==> flow/design.v <==
module alu(opcode, operand_1, operand_2, result, nzcv_old, nzcv, c_from_shifter, isWriteback);
parameter N = 32; 
input[3:0] opcode;	 
input wire [N-1:0] operand_1;  
input wire [N-1:0] operand_2;
input wire[3:0] nzcv_old;  
input wire c_from_shifter; 
output reg isWriteback;  
output reg[N-1:0] result;  
output reg [3:0] nzcv; 	 
reg cin;
reg cout;
reg[N-1:0] neg;
always @(*) begin
	cin = 0;
	cout = 0;
	neg = 0;
	nzcv= nzcv_old;
	case(opcode)
		4'd0: begin
			result = operand_1 & operand_2;
			nzcv[1] = c_from_shifter;
			isWriteback = 1;
		end
		4'd1: begin
			result = operand_1 ^ operand_2;
			isWriteback = 1;
			nzcv[1] = c_from_shifter;
		end
		4'd2: begin
			neg = -operand_2;
			{cin, result[N-2:0]} = operand_1[N-2:0]+neg[N-2:0]; 
			{cout, result[N-1]} = cin+ operand_1[N-1]+neg[N-1];
			nzcv[1]  = cout;	 
			nzcv[0] = cin^cout;  
			isWriteback = 1;
		end
		4'd3: begin
			neg = -operand_1;
			{cin, result[N-2:0]} = operand_2[N-2:0]+neg[N-2:0]; 
			{cout, result[N-1]} = cin+ operand_2[N-1]+neg[N-1];
			nzcv[1]  = cout;	 
			nzcv[0] = cin^cout;  
			isWriteback = 1;
		end
		4'd4: begin
			{cin, result[N-2:0]} = operand_1[N-2:0]+operand_2[N-2:0]; 
			{cout, result[N-1]} = cin+ operand_1[N-1]+operand_2[N-1];
			nzcv[1]  = cout;	 
			nzcv[0] = cin^cout;  
			isWriteback = 1;
		end
		4'd5: begin
			{cin, result[N-2:0]} = operand_1[N-2:0]+operand_2[N-2:0]+nzcv_old[1]; 
			{cout, result[N-1]} = cin+ operand_1[N-1]+operand_2[N-1];
			nzcv[1]  = cout;	 
			nzcv[0] = cin^cout;  
			isWriteback = 1;
		end
		4'd6: begin
			neg = -operand_2;
			{cin, result[N-2:0]} = operand_1[N-2:0]+neg[N-2:0]+nzcv_old[1]-1; 
			{cout, result[N-1]} = cin+ operand_1[N-1]+neg[N-1];
			nzcv[1]  = cout;	 
			nzcv[0] = cin^cout;  
			isWriteback = 1;
		end
		4'd7: begin
			neg = -operand_1;
			{cin, result[N-2:0]} = operand_2[N-2:0]+neg[N-2:0]+nzcv_old[1]-1; 
			{cout, result[N-1]} = cin+ operand_2[N-1]+neg[N-1];
			nzcv[1]  = cout;	 
			nzcv[0] = cin^cout;  
			isWriteback = 1;
		end
		4'd8: begin
			result = operand_1 & operand_2;
			isWriteback = 0;
			nzcv[1] = c_from_shifter;
		end
		4'd9: begin
			result = operand_1 ^ operand_2;
			isWriteback = 0;
			nzcv[1] = c_from_shifter;
		end
		4'd10: begin
			neg = -operand_2;
			{cin, result[N-2:0]} = operand_1[N-2:0]+neg[N-2:0]; 
			{cout, result[N-1]} = cin+ operand_1[N-1]+neg[N-1];
			nzcv[1]  = cout;	 
			nzcv[0] = cin^cout;  
			isWriteback = 0;
		end
		4'd11: begin
			{cin, result[N-2:0]} = operand_1[N-2:0]+operand_2[N-2:0]; 
			{cout, result[N-1]} = cin+ operand_1[N-1]+operand_2[N-1];
			nzcv[1]  = cout;	 
			nzcv[0] = cin^cout;  
			isWriteback = 0;
		end
		4'd12: begin
			result = operand_1 | operand_2;
			isWriteback = 1;
			nzcv[1] = c_from_shifter;
		end
		4'd13: begin
			result = operand_2;
			isWriteback = 1;
			nzcv[1] =c_from_shifter;
		end
		4'd14: begin
			result = operand_1 & (~operand_2);
			isWriteback = 1;
			nzcv[1] =c_from_shifter;
		end
		4'd15: begin
			result = ~operand_2;
			isWriteback = 1;
			nzcv[1] = c_from_shifter;
		end
	endcase
	nzcv[3] = result[N-1]; 	 
	nzcv[2] = (result == 0);  
end
endmodule
module bshift(instr_bit_25,imm_value, Rm, Rs, operand2, cin, c_to_alu, direct_data, use_shifter);
	parameter n=32;
	input [n-1:0] direct_data;
	input use_shifter;
	input instr_bit_25;  
	input [11:0] imm_value;  
	input [n-1:0] Rm;
	input [n-1:0] Rs;
	output [n-1:0] operand2;  
	input cin;
	output reg c_to_alu;
	wire instr_bit_25;
	wire [11:0] imm_value;
	reg [n-1:0] in;
	reg [n-1:0] out;
	reg [7:0] shiftby;  
	reg [n-1:0] junk;
	assign operand2 =(use_shifter==1)?out:direct_data ;
	always @* begin 
		in = 0;
		shiftby = 0;
		junk = 0;
		out = 0;
		c_to_alu = 0;
		if (instr_bit_25) begin
			in[n-1:8] = 0;
			in[7:0] = imm_value[7:0];
			shiftby[0]=0;
			shiftby[7:4]=4'd0;
			shiftby[4:1] = imm_value[11:8];
			{junk,out} = {in,in} >> shiftby[7:0];
			if(shiftby[7:0]==0) c_to_alu = cin;
			else c_to_alu = out[31];
		end
		else begin  
			if(imm_value[6:4] == 0) begin
				in = Rm;
				{c_to_alu,out} = {cin ,in} << imm_value[11:7];
			end
			if(imm_value[6:4] == 3'd1) begin
				in = Rm;
				shiftby[7:0] = Rs[7:0];
				{c_to_alu,out} = {cin,in} << shiftby[7:0];
			end
			if(imm_value[6:4] == 3'd2) begin
				in = Rm;
				{out, c_to_alu} = {in,cin} >> imm_value[11:7];
			end
			if(imm_value[6:4] == 3'd3) begin
				in = Rm;
				shiftby[7:0] = Rs[7:0];
				{out, c_to_alu} = {in,cin} >> shiftby[7:0];
			end
			if(imm_value[6:4] == 3'd4) begin
				in = Rm;
				if(in[n-1]){junk,out, c_to_alu} = {32'hFFFFFFFF,in,cin} >> imm_value[11:7];
				else {out, c_to_alu} = {in,cin} >> imm_value[11:7];
			end
			if(imm_value[6:4] == 3'd5) begin
				in = Rm;
				shiftby[7:0] = Rs[7:0];
				if(in[n-1]) {junk,out, c_to_alu} = {32'hFFFFFFFF,in,cin} >> shiftby[7:0];
				else {out,c_to_alu} = {in,cin} >> shiftby[7:0];
			end
			if((imm_value[6:4] == 3'd6)&&(imm_value[11:7]!=5'd0)) begin
				in = Rm;
				{junk,out,c_to_alu} = {in,in,cin} >> imm_value[11:7];
			end
			if(imm_value[6:4] == 3'd7) begin
				in=Rm;
				shiftby[7:0] = Rs[7:0];
				{junk,out,c_to_alu} = {in,in,cin} >> shiftby[4:0];  
			end
			if((imm_value[6:4] == 3'd6)&&(imm_value[11:7]==5'd0)) begin
				in= Rm;
				{out, c_to_alu} = {cin, in};
			end
		end
	end
endmodule 
module cond ( nzcv,  condition_code, will_this_be_executed);
input wire[3:0] nzcv;
input wire[3:0] condition_code;
output reg will_this_be_executed;
always @* begin
case(condition_code)
	0: begin	 
	if(nzcv[2] == 1)  will_this_be_executed = 1;
	else will_this_be_executed = 0;	
	end
	1: begin  
	if(nzcv[2] == 0)  will_this_be_executed = 1;
	else will_this_be_executed = 0;	
	end
	2: begin  
	if(nzcv[1] == 1)  will_this_be_executed = 1;
	else will_this_be_executed = 0;	
	end	
	3: begin  
	if(nzcv[1] == 0)  will_this_be_executed = 1;
	else will_this_be_executed = 0;	
	end	
	4: begin  
	if(nzcv[3] == 1)  will_this_be_executed = 1;
	else will_this_be_executed = 0;	
	end	
	5: begin  
	if(nzcv[3] == 0)  will_this_be_executed = 1;
	else will_this_be_executed = 0;	
	end	
	6: begin  
	if(nzcv[0] == 1)  will_this_be_executed = 1;
	else will_this_be_executed = 0;	
	end	
	7: begin  
	if(nzcv[0] == 0)  will_this_be_executed = 1;
	else will_this_be_executed = 0;	
	end	
	8: begin  
	if(nzcv[1] == 1 && nzcv[2] == 0)  will_this_be_executed = 1;
	else will_this_be_executed = 0;	
	end	
	9: begin  
	if(nzcv[1] == 0 && nzcv[2] == 1)  will_this_be_executed = 1;
	else will_this_be_executed = 0;	
	end	
	10: begin  
	if(nzcv[3] == nzcv[0])  will_this_be_executed = 1;
	else will_this_be_executed = 0;	
	end	
	11: begin  
	if(nzcv[3] != nzcv[0])  will_this_be_executed = 1;
	else will_this_be_executed = 0;	
	end	
	12: begin  
	if(nzcv[2] == 0 && nzcv[3] == nzcv[0])  will_this_be_executed = 1;
	else will_this_be_executed = 0;	
	end	
	13: begin  
	if(nzcv[2] == 0 || nzcv[3] != nzcv[0])  will_this_be_executed = 1;
	else will_this_be_executed = 0;	
	end	
	14: begin  
	will_this_be_executed = 1;	
	end	
	15: begin  
	will_this_be_executed = 1;
	end
endcase
end
endmodule
module multiplier(    Rs, Rm, result  );
parameter N = 32; 
output wire[N-1:0] result;
input wire[N-1:0] Rs;
input wire[N-1:0] Rm;
assign result = Rm*Rs;
endmodule
module inst_decode(ir, instr_type);
input wire [31:0] ir;
output reg[3:0] instr_type;
always@* begin
	instr_type = 9;
	if(ir[27] == 1 && ir[26] ==1) instr_type = 12;
	if(ir[27] == 1 && ir[26] == 0) begin
		if(ir[25] == 0) instr_type = 10;
		else if(ir[25] == 1) instr_type = 11;
	end
	if(ir[27] == 0 && ir[26] == 1) begin
		if(ir[25] == 0) instr_type = 8;
		else begin
			if(ir[4] == 1) instr_type = 9;
			if(ir[4] == 0) instr_type = 8;
		end
	end
	if(ir[27] == 0 && ir[26] == 0) begin
		if(ir[25] == 1) instr_type = 7;
		else begin
			if(ir[11:8] == 4'b1111 && ir[7:4] == 4'b0001) instr_type = 2;
			else if( (( ir[7] ==1) && (ir[4] == 1)) == 0) instr_type = 7;
			else if( ir[6] == 1) instr_type = 6;
			else if( ir[6] == 0 && ir[5] == 1 && ir[22] == 1) instr_type = 5;
			else if( ir[6] == 0 && ir[5] == 1 && ir[22] == 1) instr_type = 4;
			else if( ir[6] == 0 && ir[5] == 0 && ir[24] == 1) instr_type = 3;
			else if( ir[6] == 0 && ir[5] == 0 && ir[24] == 0 && ir[23] ==1) instr_type = 1;
			else if( ir[6] == 0 && ir[5] == 0 && ir[24] == 0 && ir[23] ==0) instr_type = 0;
		end
	end
end
endmodule
module arm7_execute (
	input             clk,
	input      [31:0] instr_i,   
	input      [31:0] rn_i,      
	input      [31:0] rd_i,      
	input      [31:0] rs_i,      
	input      [31:0] rm_i,      
	input      [31:0] pc_i,      
	input      [3:0]  nzcv_i,    
	output reg [31:0] result_o,
	output reg [3:0]  nzcv_o,
	output reg        wb_o,
	output reg        exec_o
);
localparam T_MULTIPLY          = 4'd0;
localparam T_DATA_PROCESSING   = 4'd7;
localparam T_LOAD_STORE        = 4'd8;
localparam T_BRANCH            = 4'd11;
localparam OP_SUB              = 4'd2;
localparam OP_ADD              = 4'd4;
reg [31:0] instr_q, rn_q, rd_q, rs_q, rm_q, pc_q;
reg [3:0]  nzcv_q;
always @(posedge clk) begin
	instr_q <= instr_i;
	rn_q    <= rn_i;
	rd_q    <= rd_i;
	rs_q    <= rs_i;
	rm_q    <= rm_i;
	pc_q    <= pc_i;
	nzcv_q  <= nzcv_i;
end
wire [3:0]  instr_type;
wire [31:0] mult_result;
wire [31:0] shifter_result;
wire        c_to_alu;
wire [31:0] alu_result;
wire [3:0]  alu_nzcv;
wire        alu_is_writeback;
wire        will_this_be_executed;
reg        use_shifter;
reg [31:0] alu_operand_1;
reg [31:0] alu_operand_2;
reg [3:0]  alu_opcode;
inst_decode InstructionDecoder(
	.ir(instr_q),
	.instr_type(instr_type)
);
multiplier Multiplier(
	.Rs(rs_q),
	.Rm(rm_q),
	.result(mult_result)
);
always @(*) begin
	alu_operand_2 = 0;
	case (instr_type)
		T_DATA_PROCESSING: begin
			alu_operand_1 = rn_q;
			use_shifter = 1;
			alu_opcode = instr_q[24:21];
		end
		T_MULTIPLY: begin
			alu_operand_1 = (instr_q[21] == 1) ? rd_q : 32'd0;	 
			alu_operand_2 = mult_result;
			use_shifter = 0;
			alu_opcode = OP_ADD;
		end
		T_BRANCH: begin
			alu_operand_1 = pc_q - 4;
			alu_operand_2 = (instr_q[23] == 1) ? {6'b111111, instr_q[23:0], 2'b00} : {6'b000000, instr_q[23:0], 2'b00};
			use_shifter = 0;
			alu_opcode = OP_ADD;
		end
		T_LOAD_STORE: begin
			alu_operand_1 = rn_q;
			use_shifter = 1;
			alu_opcode = (instr_q[23] == 1) ? OP_ADD : OP_SUB;
		end
		default: begin
			alu_operand_1 = rn_q;
			use_shifter = 1;
			alu_opcode = OP_ADD;
		end
	endcase
end
bshift BarrelShifter(
	.instr_bit_25(instr_q[25]),
	.imm_value(instr_q[11:0]),
	.Rs(rs_q),
	.Rm(rm_q),
	.cin(nzcv_q[1]),
	.direct_data(alu_operand_2),
	.use_shifter(use_shifter),
	.operand2(shifter_result),
	.c_to_alu(c_to_alu)
);
alu ALU(
	.opcode(alu_opcode),
	.operand_1(alu_operand_1),
	.operand_2(shifter_result),
	.nzcv_old(nzcv_q),
	.c_from_shifter(c_to_alu),
	.result(alu_result),
	.nzcv(alu_nzcv),
	.isWriteback(alu_is_writeback)
);
cond conditionFieldChecker(
	.nzcv(nzcv_q),
	.condition_code(instr_q[31:28]),
	.will_this_be_executed(will_this_be_executed)
);
always @(posedge clk) begin
	result_o <= alu_result;
	nzcv_o   <= alu_nzcv;
	wb_o     <= alu_is_writeback;
	exec_o   <= will_this_be_executed;
end
endmodule
### Tool chain data of arm7_execute

The steps from the RTL of arm7_execute to its reports follow in flow order.
Lines are those of the file above, counted from 1.
Cell names lack the library's common part.
A cell with - has no value.

| design | value |
|---|---|
| top module | arm7_execute |
| clock input | clk |
| library | sky130hd |
| timing corner | tt_025C_1v80 |

### After elaboration

Source: Yosys, flattened and elaborated, memories not mapped. Widths are those after wreduce; folded enables and synchronous resets count as part of the registers. Registers that Yosys merges into a memory's read port (data or address) are not register bits. Print and check cells do not count. Equal cells are merged and count once.

| bit counts | value |
|---|---|
| output and inout port bits | 38 |
| input port bits | 197 |
| memories | 0 |
| clocked read ports x word width | 0 |
| bits in latches | 0 |
| cells after elaboration | 209 |
| register bits after elaboration | 234 |
| bits in writable memories | 0 |
| ROM bits | 0 |

| cells by class | value |
|---|---|
| divide/modulo/power cells | 0 |
| equal/unequal tests | 44 |
| bitwise operators | 19 |
| mux-type cells | 65 |
| reduce/logical cells | 37 |
| magnitude comparators | 0 |
| shifts and indexed selects | 9 |
| add/subtract/negate cells | 23 |
| multipliers | 1 |

Operators with widths:

| operator | count |
|---|---|
| 32-bit by 32-bit multiplier with 32-bit output | 1 |
| 32-bit 2-to-1 mux | 13 |
| 31-bit parallel mux with 12-bit select | 1 |
| 65-bit by 5-bit right shift with 33-bit output | 3 |
| 32-bit parallel mux with 2-bit select | 2 |
| 31-bit by 31-bit adder with 32-bit output | 3 |
| 32-bit by 1-bit adder with 32-bit output | 3 |
| 4-bit equality test with constant B | 19 |
| 33-bit 2-to-1 mux | 2 |
| 65-bit by 8-bit right shift with 33-bit output | 1 |
| 32-bit by 1-bit subtractor with 32-bit output with constant B | 2 |
| 32-bit AND | 2 |
| 32-bit negation | 2 |
| 32-bit zero test | 2 |
| 4-bit 2-to-1 mux | 11 |
| 40-bit by 5-bit right shift with 32-bit output | 1 |
| 4-bit by 3-bit equality test with 1-bit output with constant B | 9 |
| 33-bit by 5-bit left shift with 33-bit output | 1 |
| 33-bit by 5-bit right shift with 33-bit output | 1 |
| 33-bit by 8-bit left shift with 33-bit output | 1 |
| 33-bit by 8-bit right shift with 33-bit output | 1 |
| 32-bit by 3-bit subtractor with 32-bit output with constant B | 1 |
| 32-bit OR | 1 |
| 32-bit XOR | 1 |
| 32-bit NOT | 1 |
| 1-bit 2-to-1 mux | 28 |
| 1-bit logical AND | 18 |
| 4-bit by 2-bit equality test with 1-bit output with constant B | 4 |

Other operator kinds: 25; their cells: 63.

### Depth

Depth = most cells in a row (Yosys ltp): at word level without a register or memory, in the mapped netlist without a sequential cell, where the memories' decode and read muxes count.

| depth | value |
|---|---|
| depth in word-level cells | 24 |
| ABC_AREA | 0 |
| gate-level depth with buffers | 55 |

### After synthesis

The flow's flattened synthesis, as Yosys stat reports it; memories are mapped. The netlist is that of the ABC_AREA named above (0 if unset); the other value can give another one.
Totals and module areas in this step are rounded.

Cell types:

| cell | count |
|---|---|
| fa_1 | 417 |
| dfxtp_1 | 233 |
| ha_1 | 287 |
| nand2_1 | 595 |
| and2_1 | 328 |
| inv_1 | 534 |
| xnor2_1 | 209 |
| mux2i_1 | 138 |
| a21oi_1 | 259 |
| nor2_1 | 343 |
| o21ai_0 | 215 |
| clkbuf_1 | 272 |
| nor3_1 | 152 |
| nand3_1 | 146 |
| xor2_1 | 75 |
| o211ai_1 | 87 |
| a211oi_1 | 79 |
| a221oi_1 | 65 |

Not listed: further types 96, cells in them 1206.

| synthesis totals | value |
|---|---|
| buffer cells | 383 |
| flip-flop cells | 233 |
| cell count | 5640 |
| chip area (Yosys) | 44020 sq um |

The figures by module come from a second, unflattened synthesis with its own total; it is not the netlist above.

| unflattened totals | value |
|---|---|
| cells (unflattened synthesis) | 5611 |
| area (unflattened synthesis) | 44200 sq um |

Each row is one instance without its submodules.

By module:

| module | sequential area (sq um) | instances | area (sq um) | cells |
|---|---|---|---|---|
| multiplier | 0.0 | 1 | 15210 | 1650 |
| alu | 0.0 | 1 | 13970 | 2085 |
| bshift | 0.0 | 1 | 8637 | 1395 |
| arm7_execute | 4684 | 1 | 6130 | 449 |
| inst_decode | 0.0 | 1 | 127.6 | 19 |
| cond | 0.0 | 1 | 122.6 | 13 |

### Timing after synthesis

Path of least setup slack by OpenSTA after synthesis, without wires, with an ideal clock, recovery checks aside; 20% of the period is set as input and as output delay. Where synthesis merged equal registers, the netlist keeps one of their names.

| path post-synthesis | value |
|---|---|
| kind | register -> register |
| start | register rm_q[7] |
| end | register nzcv_o[2] |
| required time | 12.897 ns |
| library setup time | 0.103 ns |
| setup slack | 0.869 ns |
| stages on the path | 51 |
| period | 13.0 ns |
| arrival | 12.028 ns |
| path delay | 12.131 ns |
| period reached after synthesis | 12.131 ns |

"path delay" = arrival - input delay + setup time.
"stages on the path": output pins that drive a net of the path, with the launching flip-flop's if there is one; two outputs of one cell count as two.
"period reached after synthesis" = period - worst setup slack (recovery checks aside). The figure is calculated, with input and output delays left at 20% of the set period.
The rows between start and end are the longest chain of elaborated cells between them; the timing report does not say that the signal goes this way. Where chains are equally long, one stands for them.
Each line given opens the expression or statement behind the cell; cells for indexed reads and writes are added by Yosys, which also makes memories of some case tables.

| between the ends, post-synthesis | value |
|---|---|
| path through | dfxtp_1 -> clkbuf_1 -> clkbuf_1 -> clkbuf_1 -> and2_1 -> fa_1 -> inv_1 -> fa_1 -> fa_1 -> fa_1 -> inv_1 -> ha_1 -> ha_1 -> fa_1 -> fa_1 -> ha_1 -> a21o_1 -> o41ai_1 -> (+15 left out) -> or3b_2 -> nor3b_1 -> a21oi_1 -> a31o_2 -> nor4b_1 -> a311oi_1 -> nand2_1 -> nor2_1 -> nand3_1 -> nor2b_1 -> xnor2_1 -> fa_1 -> a221oi_1 -> o2111ai_1 -> a221o_1 -> a221oi_1 -> nor2_1 -> a2111oi_2 |
| length of the longest elaborated chain | 20 |

Ends and longest elaborated chain, post-synthesis:

| item | line | text |
|---|---|---|
| start, declared | 336 | `reg [31:0] instr_q, rn_q, rd_q, rs_q, rm_q, pc_q;` |
| start, assigned | 343 | `rm_q <= rm_i;` |
| 33-bit by 5-bit left shift with 33-bit output | 163 | `{c_to_alu,out} = {cin ,in} << imm_value[11:7];` |
| 32-bit 2-to-1 mux | 161 | `if(imm_value[6:4] == 0) begin` |
| 32-bit 2-to-1 mux | 165 | `if(imm_value[6:4] == 3'd1) begin` |
| 32-bit 2-to-1 mux | 170 | `if(imm_value[6:4] == 3'd2) begin` |
| 32-bit 2-to-1 mux | 174 | `if(imm_value[6:4] == 3'd3) begin` |
| 32-bit 2-to-1 mux | 179 | `if(imm_value[6:4] == 3'd4) begin` |
| 32-bit 2-to-1 mux | 184 | `if(imm_value[6:4] == 3'd5) begin` |
| (+6 left out) | - |  |
| 31-bit by 31-bit adder with 32-bit output | 62 | `{cin, result[N-2:0]} = operand_1[N-2:0]+neg[N-2:0]+nzcv_old[1]-1;` |
| 32-bit by 1-bit adder with 32-bit output | 62 |  |
| 32-bit by 1-bit subtractor with 32-bit output | 62 |  |
| 1-bit by 1-bit adder with 2-bit output | 63 | `{cout, result[N-1]} = cin+ operand_1[N-1]+neg[N-1];` |
| 2-bit by 1-bit adder with 2-bit output | 63 |  |
| 1-bit parallel mux with 12-bit select | 19 | `case(opcode)` |
| 32-bit zero test | 123 | `nzcv[2] = (result == 0);` |
| end, assigned | 428 | `nzcv_o <= alu_nzcv;` |
| end, declared | 326 | `output reg [3:0] nzcv_o,` |

### Timing after layout

Path of least setup slack in the final report of stored run 1 (OpenROAD, finished layout, wires in). Where an end is a register, its clock arrival counts in the times.

| path after layout | value |
|---|---|
| kind | register -> register |
| start | register rs_q[2] |
| end | register nzcv_o[2] |
| library setup time | 0.10 ns |
| period | 6.99 ns |
| required time | 7.54 ns |
| stages on the path | 50 |
| arrival | 11.84 ns |
| setup slack | -4.30 ns |

The rows between start and end are the longest chain of elaborated cells between them; the timing report does not say that the signal goes this way. Where chains are equally long, one stands for them.

| between the ends, after layout | value |
|---|---|
| path through | dfxtp_4 -> buf_6 -> and2_4 -> fa_2 -> inv_2 -> fa_2 -> fa_1 -> inv_2 -> fa_1 -> ha_4 -> ha_4 -> inv_2 -> fa_1 -> inv_1 -> fa_1 -> ha_4 -> o21ai_4 -> buf_4 -> (+14 left out) -> or3b_4 -> nor3b_4 -> a21oi_2 -> a31o_4 -> nor4b_4 -> a311oi_2 -> nand2_1 -> nor2_2 -> nand3_2 -> nor2b_4 -> xnor2_2 -> fa_1 -> a221oi_2 -> o2111ai_1 -> a221o_1 -> a221oi_2 -> nor2_1 -> a2111oi_2 |
| length of the longest elaborated chain | 19 |

Ends and longest elaborated chain, after layout:

| item | line | text |
|---|---|---|
| start, declared | 336 | `reg [31:0] instr_q, rn_q, rd_q, rs_q, rm_q, pc_q;` |
| start, assigned | 342 | `rs_q <= rs_i;` |
| 33-bit by 8-bit left shift with 33-bit output | 168 | `{c_to_alu,out} = {cin,in} << shiftby[7:0];` |
| 32-bit 2-to-1 mux | 165 | `if(imm_value[6:4] == 3'd1) begin` |
| 32-bit 2-to-1 mux | 170 | `if(imm_value[6:4] == 3'd2) begin` |
| 32-bit 2-to-1 mux | 174 | `if(imm_value[6:4] == 3'd3) begin` |
| 32-bit 2-to-1 mux | 179 | `if(imm_value[6:4] == 3'd4) begin` |
| 32-bit 2-to-1 mux | 184 | `if(imm_value[6:4] == 3'd5) begin` |
| 32-bit 2-to-1 mux | 190 | `if((imm_value[6:4] == 3'd6)&&(imm_value[11:7]!=5'd0)) begin` |
| (+5 left out) | - |  |
| 31-bit by 31-bit adder with 32-bit output | 62 | `{cin, result[N-2:0]} = operand_1[N-2:0]+neg[N-2:0]+nzcv_old[1]-1;` |
| 32-bit by 1-bit adder with 32-bit output | 62 |  |
| 32-bit by 1-bit subtractor with 32-bit output | 62 |  |
| 1-bit by 1-bit adder with 2-bit output | 63 | `{cout, result[N-1]} = cin+ operand_1[N-1]+neg[N-1];` |
| 2-bit by 1-bit adder with 2-bit output | 63 |  |
| 1-bit parallel mux with 12-bit select | 19 | `case(opcode)` |
| 32-bit zero test | 123 | `nzcv[2] = (result == 0);` |
| end, assigned | 428 | `nzcv_o <= alu_nzcv;` |
| end, declared | 326 | `output reg [3:0] nzcv_o,` |

Appendix: measured runs

Stored flow runs of arm7_execute (6 of them; Yosys, OpenROAD, sky130hd). They differ in their settings and are not a sequence. Constraints: input delay and output delay 20% of the set period each, output load 0.01 pF.
"worst path time": the worst setup path's part of the clock period (all of it between registers, 20% less for each end at a port) less its slack. A launch clock that arrives late makes it longer, a capture clock that arrives late makes it shorter.
Results are given in rounded form.

#### Stored run 1

| setting | value |
|---|---|
| CELL_PAD_IN_SITES_GLOBAL_PLACEMENT | `1` |
| CORE_MARGIN | `4` |
| CORE_UTILIZATION | `50` |
| PLACE_DENSITY | `0.42` |
| period_ns | `6.99` |
| CAP_MARGIN | `20` |
| SLEW_MARGIN | `20` |

| result | value |
|---|---|
| chip area after synthesis (Yosys) | 44020 sq um |
| die area | 92840 sq um |
| standard-cell area after layout | 65140 sq um |
| worst setup slack after layout | -4.299 ns |
| total negative slack | -74.32 ns |
| worst hold slack after layout | 0.574 ns |
| worst path time | 11.29 ns |
| critical path type | register -> register |

#### Stored run 2

| setting | value |
|---|---|
| ABC_AREA | `0` |
| CELL_PAD_IN_SITES_GLOBAL_PLACEMENT | `3` |
| CORE_ASPECT_RATIO | `0.57` |
| CORE_MARGIN | `9` |
| CORE_UTILIZATION | `19` |
| CTS_CLUSTER_DIAMETER | `57` |
| CTS_CLUSTER_SIZE | `86` |
| GPL_ROUTABILITY_DRIVEN | `1` |
| GPL_TIMING_DRIVEN | `0` |
| HOLD_SLACK_MARGIN | `0.24` |
| PLACE_DENSITY_LB_ADDON | `0.04` |
| SETUP_SLACK_MARGIN | `-0.6` |
| SLEW_MARGIN | `40` |
| TNS_END_PERCENT | `60` |
| period_ns | `18.6` |
| CAP_MARGIN | `20` |

| result | value |
|---|---|
| chip area after synthesis (Yosys) | 44020 sq um |
| die area | 250000 sq um |
| standard-cell area after layout | 53110 sq um |
| worst setup slack after layout | 1.113 ns |
| total negative slack | 0.000 ns |
| worst hold slack after layout | 0.585 ns |
| worst path time | 17.49 ns |
| critical path type | register -> register |

#### Stored run 3

| setting | value |
|---|---|
| ABC_AREA | `0` |
| CORE_UTILIZATION | `35` |
| CTS_CLUSTER_SIZE | `87` |
| MIN_ROUTING_LAYER | `met2` |
| PLACE_DENSITY_LB_ADDON | `0.2` |
| SLEW_MARGIN | `40` |
| period_ns | `10.0` |
| CAP_MARGIN | `20` |
| CORE_MARGIN | `2` |

Unfinished; error GRT-0116 in routing.

#### Stored run 4

| setting | value |
|---|---|
| CORE_ASPECT_RATIO | `1.99` |
| CORE_MARGIN | `9` |
| CORE_UTILIZATION | `30` |
| CTS_CLUSTER_DIAMETER | `357` |
| CTS_CLUSTER_SIZE | `44` |
| GPL_ROUTABILITY_DRIVEN | `1` |
| MAX_ROUTING_LAYER | `met5` |
| MIN_ROUTING_LAYER | `met2` |
| PLACE_DENSITY_LB_ADDON | `0.2` |
| SETUP_SLACK_MARGIN | `2.8` |
| SLEW_MARGIN | `40` |
| period_ns | `16.2` |
| CAP_MARGIN | `20` |

| result | value |
|---|---|
| chip area after synthesis (Yosys) | 44020 sq um |
| die area | 161700 sq um |
| standard-cell area after layout | 50940 sq um |
| worst setup slack after layout | 2.696 ns |
| total negative slack | 0.000 ns |
| worst hold slack after layout | 0.594 ns |
| worst path time | 13.50 ns |
| critical path type | register -> register |

#### Stored run 5

| setting | value |
|---|---|
| ABC_AREA | `1` |
| CORE_MARGIN | `7` |
| CORE_UTILIZATION | `19` |
| CTS_CLUSTER_DIAMETER | `208` |
| CTS_CLUSTER_SIZE | `49` |
| GPL_ROUTABILITY_DRIVEN | `1` |
| GPL_TIMING_DRIVEN | `1` |
| HOLD_SLACK_MARGIN | `0.24` |
| PLACE_DENSITY_LB_ADDON | `0.12` |
| SETUP_SLACK_MARGIN | `-0.6` |
| SLEW_MARGIN | `40` |
| TNS_END_PERCENT | `60` |
| period_ns | `13.8` |
| CAP_MARGIN | `20` |

| result | value |
|---|---|
| chip area after synthesis (Yosys) | 45700 sq um |
| die area | 254400 sq um |
| standard-cell area after layout | 52700 sq um |
| worst setup slack after layout | 0.878 ns |
| total negative slack | 0.000 ns |
| worst hold slack after layout | 0.503 ns |
| worst path time | 12.92 ns |
| critical path type | register -> register |

#### Stored run 6

| setting | value |
|---|---|
| CELL_PAD_IN_SITES_DETAIL_PLACEMENT | `1` |
| CELL_PAD_IN_SITES_GLOBAL_PLACEMENT | `1` |
| CORE_MARGIN | `7` |
| CORE_UTILIZATION | `61` |
| PLACE_DENSITY | `0.79` |
| SLEW_MARGIN | `15` |
| period_ns | `13.0` |
| CAP_MARGIN | `20` |

Unfinished; error GRT-0116 in routing.
